==> flow/design.v <==
`timescale 1ns / 1ps
module rrc_filter #(
	parameter WIDTH = 9
)(
	input logic clk,
	input logic rst,
	input logic signed [WIDTH-1:0] filter_in,
	output logic signed [WIDTH-1:0] filter_out
);
	logic signed [WIDTH-1:0] shift_reg_out [0:31];
	logic signed [2*WIDTH-1:0] mul_sum [0:32];
	logic signed [23:0] acc_sum;
	integer i;
	always @(posedge clk or posedge rst) begin
		if(rst) begin
			for(i = 0; i < 32; i=i+1) begin
				shift_reg_out[i] <= 9'b0;
			end
		end
		else begin
			shift_reg_out[0] <= filter_in;
			for(i = 0; i < 31; i=i+1) begin
				shift_reg_out[i+1] <= shift_reg_out[i];
			end
		end
	end
	multiplier_9b #(.WIDTH(9)) MUL0(.mul_in(filter_in), .coefficient(9'd0), .mul_out(mul_sum[0]));
	multiplier_9b #(.WIDTH(9)) MUL1(.mul_in(shift_reg_out[0]), .coefficient(-9'd1), .mul_out(mul_sum[1]));
	multiplier_9b #(.WIDTH(9)) MUL2(.mul_in(shift_reg_out[1]), .coefficient(9'd1),.mul_out(mul_sum[2]));
	multiplier_9b #(.WIDTH(9)) MUL3(.mul_in(shift_reg_out[2]), .coefficient(9'd0),.mul_out(mul_sum[3]));
	multiplier_9b #(.WIDTH(9)) MUL4(.mul_in(shift_reg_out[3]), .coefficient(-9'd1),.mul_out(mul_sum[4]));
	multiplier_9b #(.WIDTH(9)) MUL5(.mul_in(shift_reg_out[4]), .coefficient(9'd2),.mul_out(mul_sum[5]));
	multiplier_9b #(.WIDTH(9)) MUL6(.mul_in(shift_reg_out[5]), .coefficient(9'd0),.mul_out(mul_sum[6]));
	multiplier_9b #(.WIDTH(9)) MUL7(.mul_in(shift_reg_out[6]), .coefficient(-9'd2),.mul_out(mul_sum[7]));
	multiplier_9b #(.WIDTH(9)) MUL8(.mul_in(shift_reg_out[7]), .coefficient(9'd2),.mul_out(mul_sum[8]));
	multiplier_9b #(.WIDTH(9)) MUL9(.mul_in(shift_reg_out[8]), .coefficient(9'd0),.mul_out(mul_sum[9]));
	multiplier_9b #(.WIDTH(9)) MUL10(.mul_in(shift_reg_out[9]), .coefficient(-9'd6),.mul_out(mul_sum[10]));
	multiplier_9b #(.WIDTH(9)) MUL11(.mul_in(shift_reg_out[10]), .coefficient(9'd8),.mul_out(mul_sum[11]));
	multiplier_9b #(.WIDTH(9)) MUL12(.mul_in(shift_reg_out[11]), .coefficient(9'd10),.mul_out(mul_sum[12]));
	multiplier_9b #(.WIDTH(9)) MUL13(.mul_in(shift_reg_out[12]), .coefficient(-9'd28),.mul_out(mul_sum[13]));
	multiplier_9b #(.WIDTH(9)) MUL14(.mul_in(shift_reg_out[13]), .coefficient(-9'd14),.mul_out(mul_sum[14]));
	multiplier_9b #(.WIDTH(9)) MUL15(.mul_in(shift_reg_out[14]), .coefficient(9'd111),.mul_out(mul_sum[15]));
	multiplier_9b #(.WIDTH(9)) MUL16(.mul_in(shift_reg_out[15]), .coefficient(9'd196),.mul_out(mul_sum[16]));
	multiplier_9b #(.WIDTH(9)) MUL17(.mul_in(shift_reg_out[16]), .coefficient(9'd111),.mul_out(mul_sum[17]));
	multiplier_9b #(.WIDTH(9)) MUL18(.mul_in(shift_reg_out[17]), .coefficient(-9'd14),.mul_out(mul_sum[18]));
	multiplier_9b #(.WIDTH(9)) MUL19(.mul_in(shift_reg_out[18]), .coefficient(-9'd28),.mul_out(mul_sum[19]));
	multiplier_9b #(.WIDTH(9)) MUL20(.mul_in(shift_reg_out[19]), .coefficient(9'd10),.mul_out(mul_sum[20]));
	multiplier_9b #(.WIDTH(9)) MUL21(.mul_in(shift_reg_out[20]), .coefficient(9'd8),.mul_out(mul_sum[21]));
	multiplier_9b #(.WIDTH(9)) MUL22(.mul_in(shift_reg_out[21]), .coefficient(-9'd6),.mul_out(mul_sum[22]));
	multiplier_9b #(.WIDTH(9)) MUL23(.mul_in(shift_reg_out[22]), .coefficient(9'd0),.mul_out(mul_sum[23]));
	multiplier_9b #(.WIDTH(9)) MUL24(.mul_in(shift_reg_out[23]), .coefficient(9'd2),.mul_out(mul_sum[24]));
	multiplier_9b #(.WIDTH(9)) MUL25(.mul_in(shift_reg_out[24]), .coefficient(-9'd2),.mul_out(mul_sum[25]));
	multiplier_9b #(.WIDTH(9)) MUL26(.mul_in(shift_reg_out[25]), .coefficient(9'd0),.mul_out(mul_sum[26]));
	multiplier_9b #(.WIDTH(9)) MUL27(.mul_in(shift_reg_out[26]), .coefficient(9'd2),.mul_out(mul_sum[27]));
	multiplier_9b #(.WIDTH(9)) MUL28(.mul_in(shift_reg_out[27]), .coefficient(-9'd1),.mul_out(mul_sum[28]));
	multiplier_9b #(.WIDTH(9)) MUL29(.mul_in(shift_reg_out[28]), .coefficient(9'd0),.mul_out(mul_sum[29]));
	multiplier_9b #(.WIDTH(9)) MUL30(.mul_in(shift_reg_out[29]), .coefficient(9'd1),.mul_out(mul_sum[30]));
	multiplier_9b #(.WIDTH(9)) MUL31(.mul_in(shift_reg_out[30]), .coefficient(-9'd1),.mul_out(mul_sum[31]));
	multiplier_9b #(.WIDTH(9)) MUL32(.mul_in(shift_reg_out[31]), .coefficient(9'd0),.mul_out(mul_sum[32]));
	always_comb begin : accumulate_sum
		acc_sum = mul_sum[0] + mul_sum[1] + mul_sum[2] + mul_sum[3] + mul_sum[4] + 
		mul_sum[5] + mul_sum[6] + mul_sum[7] + mul_sum[8] + mul_sum[9] + 
		mul_sum[10] + mul_sum[11] + mul_sum[12] + mul_sum[13] + mul_sum[14] + 
		mul_sum[15] + mul_sum[16] + mul_sum[17] + mul_sum[18] + mul_sum[19] + 
		mul_sum[20] + mul_sum[21] + mul_sum[22] + mul_sum[23] + mul_sum[24] + 
		mul_sum[25] + mul_sum[26] + mul_sum[27] + mul_sum[28] + mul_sum[29] + 
		mul_sum[30] + mul_sum[31] + mul_sum[32];  
	end
	logic signed [15:0] trunc_frac_sum;
	assign trunc_frac_sum = acc_sum[23:8];
	always_ff @( posedge clk or posedge rst ) begin : blockName
		if(rst) begin
			filter_out <= 0;
		end
		else if(trunc_frac_sum > 255) begin
			filter_out <= 255;
		end
		else if(trunc_frac_sum < -256) begin
			filter_out <= -256;
		end
		else begin
			filter_out <= trunc_frac_sum;
		end
	end
endmodule
module multiplier_9b #(
	parameter WIDTH = 9
)(
	input logic signed [WIDTH-1:0] mul_in,
	input logic signed [WIDTH-1:0] coefficient,
	output logic signed [2*WIDTH-1:0] mul_out
);
	assign mul_out = mul_in * coefficient;
endmodule
From RTL to reports: rrc_filter

The steps from the RTL of rrc_filter to its reports follow in flow order.
Line numbers count from 1 in the design file above.
Library cell names are shortened.
A cell with n/a has no value.

Top module: rrc_filter
Clock input: clk
Standard-cell library: sky130hd
Timing corner: tt_025C_1v80

After elaboration

Yosys after proc, flatten, opt, wreduce and memory -nomap, before mapping. Enables and synchronous resets that opt folds into registers are not counted as muxes. Print and check cells are not counted. Equal cells are merged and count once.

Flip-flop bits (word level): 288
Input bits: 11

Add/sub/neg operators: 30
Multipliers: 11
$lt $le $gt $ge: 2
Muxes and demuxes: 2

Operator list:

| cell                                                            | count |
| adder 24 x 18 -> 24 bit                                         | 13 |
| multiplier 9 x 4 -> 13 bit (second input constant)              | 6 |
| multiplier 9 x 8 -> 17 bit (second input constant)              | 2 |
| multiplier 9 x 7 -> 16 bit (second input constant)              | 1 |
| multiplier 9 x 3 -> 12 bit (second input constant)              | 2 |
| negation 9 -> 18 bit                                            | 4 |
| adder 24 x 10 -> 24 bit                                         | 2 |
| adder 24 x 12 -> 24 bit                                         | 2 |
| negation 9 -> 17 bit                                            | 2 |
| adder 23 x 13 -> 24 bit                                         | 1 |
| adder 24 x 9 -> 24 bit                                          | 1 |
| adder 22 x 10 -> 23 bit                                         | 1 |
| adder 21 x 18 -> 22 bit                                         | 1 |
| adder 20 x 10 -> 21 bit                                         | 1 |
| adder 19 x 18 -> 20 bit                                         | 1 |
| adder 18 x 9 -> 19 bit                                          | 1 |
| two-way mux 9 bit                                               | 2 |
| greater-than comparator 16 x 9 -> 1 bit (second input constant) | 1 |
| less-than comparator 16 x 9 -> 1 bit (second input constant)    | 1 |

Logic depth

Longest topological path by Yosys (ltp), each cell counted once; first at word level (registers and memories cut), then after technology mapping (sequential cells cut; the memories' decode and read muxes count).

Word-level depth: 28
ABC_AREA: 1
Mapped depth: 48

Mapped cells and area

The flow's flattened synthesis, as Yosys stat reports it; memories are mapped. The netlist is that of the ABC_AREA named above (0 if unset); the other value can give another one.
Totals and module areas in this step are rounded.

Mapped cells: 2344
Synthesis area: 25720 sq um
Sequential area: 7207 sq um
Flip-flop cells: 288

Cells by type:

| type     | count | total area (sq um) |
| fa_1     | 409   | 8.19E+03 |
| dfrtp_1  | 288   | 7.21E+03 |
| ha_1     | 330   | 4128.96 |
| inv_1    | 690   | 2.59E+03 |
| xor2_1   | 89    | 779.498 |
| nand2_1  | 168   | 630.605 |
| xnor2_1  | 53    | 464.195 |
| a21oi_1  | 91    | 455.437 |
| nor2_1   | 62    | 232.723 |
| nand3_1  | 34    | 170.163 |
| a21o_1   | 20    | 150.144 |
| o21bai_1 | 20    | 150.144 |
| o21ai_0  | 25    | 125.12 |
| a31oi_1  | 9     | 56.304 |
| nor3_1   | 10    | 50.048 |
| nand2_2  | 7     | 43.792 |
| nand4_1  | 6     | 37.536 |
| a31o_2   | 4     | 35.034 |

Other cell types: 17; their cells: 29.

Worst setup path after synthesis

Path of least setup slack by OpenSTA after synthesis, without wires, with an ideal clock, recovery checks aside; 20% of the period is set as input and as output delay. Where synthesis merged equal registers, the netlist keeps one of their names.

Path type: register -> register
Start: register shift_reg_out[14][8]
End: register filter_out[0]
Period: 10.5 ns
Library setup time: 0.120 ns
Arrival time: 8.899 ns
Required time: 10.380 ns
Path slack: 1.481 ns
Path delay: 9.019 ns
Driving pins on the path: 37
Buffers on the path: 0
Period reached after synthesis: 9.019 ns

"path delay" = arrival - input delay + setup time.
"driving pins on the path" counts driving pins, that of a launching flip-flop among them; a cell with two outputs on the path counts twice.
"period reached after synthesis" is the clock period less the worst setup slack; recovery checks do not enter. This is arithmetic on one report: input and output delays are still those of the set period (20% each).
The rows between start and end are the longest chain of elaborated cells between them; the timing report does not say that the signal goes this way. Where chains are equally long, one stands for them.
A line is the first line of the expression or statement that the cell stems from. Yosys adds cells for indexed reads and writes and turns some case tables into memories.
At most two assigning lines are given for a register; there are more.

Cell sequence: dfrtp_1 -> inv_1 -> fa_1 -> inv_1 -> fa_1 -> fa_1 -> ha_1 -> nand2_1 -> a21oi_1 -> a211oi_1 -> nand2_1 -> a21oi_1 -> o31ai_1 -> xnor2_1 -> fa_1 -> fa_1 -> inv_1 -> fa_1 -> fa_1 -> inv_1 -> fa_1 -> inv_1 -> fa_1 -> inv_1 -> fa_1 -> inv_1 -> ha_1 -> nand2_1 -> nand2_1 -> o21bai_1 -> a21oi_2 -> nand2_2 -> a21oi_2 -> xor2_2 -> inv_1 -> nand2_2 -> nand2_1
Length of the longest elaborated chain: 18
Elaborated cells on any way between the ends: 19
Source lines of those cells: 4
Classes of those cells: 14 x add/sub; 1 x mul; 2 x compare; 2 x mux

RTL lines, path post-synthesis:

| item                                 | RTL line | text |
| from (decl)                          | 10       | `logic signed [WIDTH-1:0] shift_reg_out [0:31];` |
| from (assign)                        | 17       | `shift_reg_out[i] <= 9'b0;` |
| from (assign)                        | 23       | `shift_reg_out[i+1] <= shift_reg_out[i];` |
| multiplier 9 x 8 -> 17 bit           | 93       | `assign mul_out = mul_in * coefficient;` |
| adder 24 x 18 -> 24 bit x6           | 61       | `acc_sum = mul_sum[0] + mul_sum[1] + mul_sum[2] + mul_sum[3] + mul_sum[4] +` |
| adder 24 x 12 -> 24 bit              | 61       |  |
| adder 24 x 18 -> 24 bit              | 61       |  |
| adder 24 x 10 -> 24 bit              | 61       |  |
| adder 24 x 18 -> 24 bit              | 61       |  |
| adder 24 x 10 -> 24 bit              | 61       |  |
| adder 24 x 18 -> 24 bit              | 61       |  |
| adder 24 x 9 -> 24 bit               | 61       |  |
| adder 24 x 18 -> 24 bit              | 61       |  |
| less-than comparator 16 x 9 -> 1 bit | 78       | `else if(trunc_frac_sum < -256) begin` |
| two-way mux 9 bit                    | 78       |  |
| two-way mux 9 bit                    | 75       | `else if(trunc_frac_sum > 255) begin` |
| to (assign)                          | 79       | `filter_out <= -256;` |
| to (assign)                          | 82       | `filter_out <= trunc_frac_sum;` |
| to (decl)                            | 8        | `output logic signed [WIDTH-1:0] filter_out` |

Path in the finished layout

Path of least setup slack in the final report of job 1 (OpenROAD, finished layout, wires in). Where an end is a register, its clock arrival counts in the times.

Path type: register -> register
Start: register shift_reg_out[16][3]
End: register filter_out[1]
Period: 7.0 ns
Library setup time: 0.09 ns
Arrival time: 9.74 ns
Required time: 7.46 ns
Path slack: -2.28 ns
Driving pins on the path: 39
Buffers on the path: 3

The rows between start and end are the longest chain of elaborated cells between them; the timing report does not say that the signal goes this way. Where chains are equally long, one stands for them.
At most two assigning lines are given for a register; there are more.

Cell sequence: dfrtp_2 -> ha_4 -> xor2_1 -> ha_1 -> inv_1 -> fa_1 -> fa_1 -> inv_1 -> ha_4 -> buf_4 -> a211oi_4 -> buf_4 -> or3b_4 -> o2111ai_2 -> xnor2_2 -> fa_2 -> inv_2 -> fa_1 -> (+3 left out) -> inv_1 -> fa_2 -> fa_1 -> inv_1 -> fa_1 -> ha_4 -> buf_4 -> nand2_4 -> nor4_4 -> nand2_2 -> nand3_2 -> nand2_2 -> nor2_2 -> nand2_2 -> nor2_4 -> nand2_4 -> nand2_8 -> nand2_4
Length of the longest elaborated chain: 16
Elaborated cells on any way between the ends: 17
Source lines of those cells: 4
Classes of those cells: 12 x add/sub; 1 x mul; 2 x compare; 2 x mux

RTL lines, path post-layout:

| item                                 | RTL line | text |
| from (decl)                          | 10       | `logic signed [WIDTH-1:0] shift_reg_out [0:31];` |
| from (assign)                        | 17       | `shift_reg_out[i] <= 9'b0;` |
| from (assign)                        | 23       | `shift_reg_out[i+1] <= shift_reg_out[i];` |
| multiplier 9 x 8 -> 17 bit           | 93       | `assign mul_out = mul_in * coefficient;` |
| adder 24 x 18 -> 24 bit x4           | 61       | `acc_sum = mul_sum[0] + mul_sum[1] + mul_sum[2] + mul_sum[3] + mul_sum[4] +` |
| adder 24 x 12 -> 24 bit              | 61       |  |
| adder 24 x 18 -> 24 bit              | 61       |  |
| adder 24 x 10 -> 24 bit              | 61       |  |
| adder 24 x 18 -> 24 bit              | 61       |  |
| adder 24 x 10 -> 24 bit              | 61       |  |
| adder 24 x 18 -> 24 bit              | 61       |  |
| adder 24 x 9 -> 24 bit               | 61       |  |
| adder 24 x 18 -> 24 bit              | 61       |  |
| less-than comparator 16 x 9 -> 1 bit | 78       | `else if(trunc_frac_sum < -256) begin` |
| two-way mux 9 bit                    | 78       |  |
| two-way mux 9 bit                    | 75       | `else if(trunc_frac_sum > 255) begin` |
| to (assign)                          | 79       | `filter_out <= -256;` |
| to (assign)                          | 82       | `filter_out <= trunc_frac_sum;` |
| to (decl)                            | 8        | `output logic signed [WIDTH-1:0] filter_out` |

Memo
Re: implementation data of rrc_filter

Module rrc_filter, platform sky130hd: 2 stored runs of the flow (Yosys, OpenROAD) with differing settings, in no particular order. Input and output delays are each 20% of the period that was set; the output load is 0.01 pF.
Measured values are rounded.

## Job 1

==> flow/run.sh <==
#!/bin/bash
# the make line also repeats the synthesis and layout settings of config.mk as NAME=value (left out here)
make -C /OpenROAD-flow-scripts/flow DESIGN_CONFIG=/design/flow/config.mk WORK_HOME=/design/flow/orfs CLKGATE_MAP_FILE= finish
==> flow/config.mk <==
export PLATFORM = sky130hd
export DESIGN_NAME = rrc_filter
export DESIGN_NICKNAME = rrc_filter
export VERILOG_FILES = /design/flow/design.v
export SDC_FILE = /design/flow/constraint.sdc
export NUM_CORES = 4
export LEC_CHECK = 0
export ABC_AREA = 1
export CAP_MARGIN = 0
export CELL_PAD_IN_SITES_GLOBAL_PLACEMENT = 1
export CORE_ASPECT_RATIO = 0.59
export CORE_MARGIN = 2
export CORE_UTILIZATION = 40
export CTS_CLUSTER_DIAMETER = 305
export CTS_CLUSTER_SIZE = 34
export GPL_TIMING_DRIVEN = 0
export MAX_ROUTING_LAYER = met4
export MIN_ROUTING_LAYER = met2
export PLACE_DENSITY = 0.65
export SETUP_SLACK_MARGIN = 1.0
export SLEW_MARGIN = 0
==> flow/constraint.sdc <==
create_clock -name core_clock -period 7.0 [get_ports {clk}]
set_input_delay 1.4000 -clock core_clock [delete_from_list [all_inputs] [get_ports {clk}]]
set_output_delay 1.4000 -clock core_clock [all_outputs]
set_load 0.01 [all_outputs]

| result of job 1 | value |
|---|---|
| post-route utilization | 46.6% |
| final worst hold slack | 0.351 ns |
| setup slack of the worst path | -2.275 ns |
| final setup TNS | -20.12 ns |
| chip area after synthesis (Yosys) | 25720 sq um |
| area inside the die boundary | 66420 sq um |
| standard-cell area of the final layout | 29680 sq um |

## Job 2

==> flow/run.sh <==
#!/bin/bash
# the make line also repeats the synthesis and layout settings of config.mk as NAME=value (left out here)
make -C /OpenROAD-flow-scripts/flow DESIGN_CONFIG=/design/flow/config.mk WORK_HOME=/design/flow/orfs CLKGATE_MAP_FILE= finish
==> flow/config.mk <==
export PLATFORM = sky130hd
export DESIGN_NAME = rrc_filter
export DESIGN_NICKNAME = rrc_filter
export VERILOG_FILES = /design/flow/design.v
export SDC_FILE = /design/flow/constraint.sdc
export NUM_CORES = 4
export LEC_CHECK = 0
export ABC_AREA = 1
export CAP_MARGIN = 20
export CORE_MARGIN = 2
export CORE_UTILIZATION = 45
export GPL_ROUTABILITY_DRIVEN = 1
export PLACE_DENSITY_LB_ADDON = 0.23
export SETUP_SLACK_MARGIN = -0.28
export SLEW_MARGIN = 15
==> flow/constraint.sdc <==
create_clock -name core_clock -period 5.7 [get_ports {clk}]
set_input_delay 1.1400 -clock core_clock [delete_from_list [all_inputs] [get_ports {clk}]]
set_output_delay 1.1400 -clock core_clock [all_outputs]
set_load 0.01 [all_outputs]

| result of job 2 | value |
|---|---|
| setup slack of the worst path | -3.468 ns |
| final setup TNS | -30.85 ns |
| chip area after synthesis (Yosys) | 25720 sq um |
| standard-cell area of the final layout | 32590 sq um |
| final worst hold slack | 0.347 ns |
| area inside the die boundary | 59080 sq um |
| post-route utilization | 57.7% |
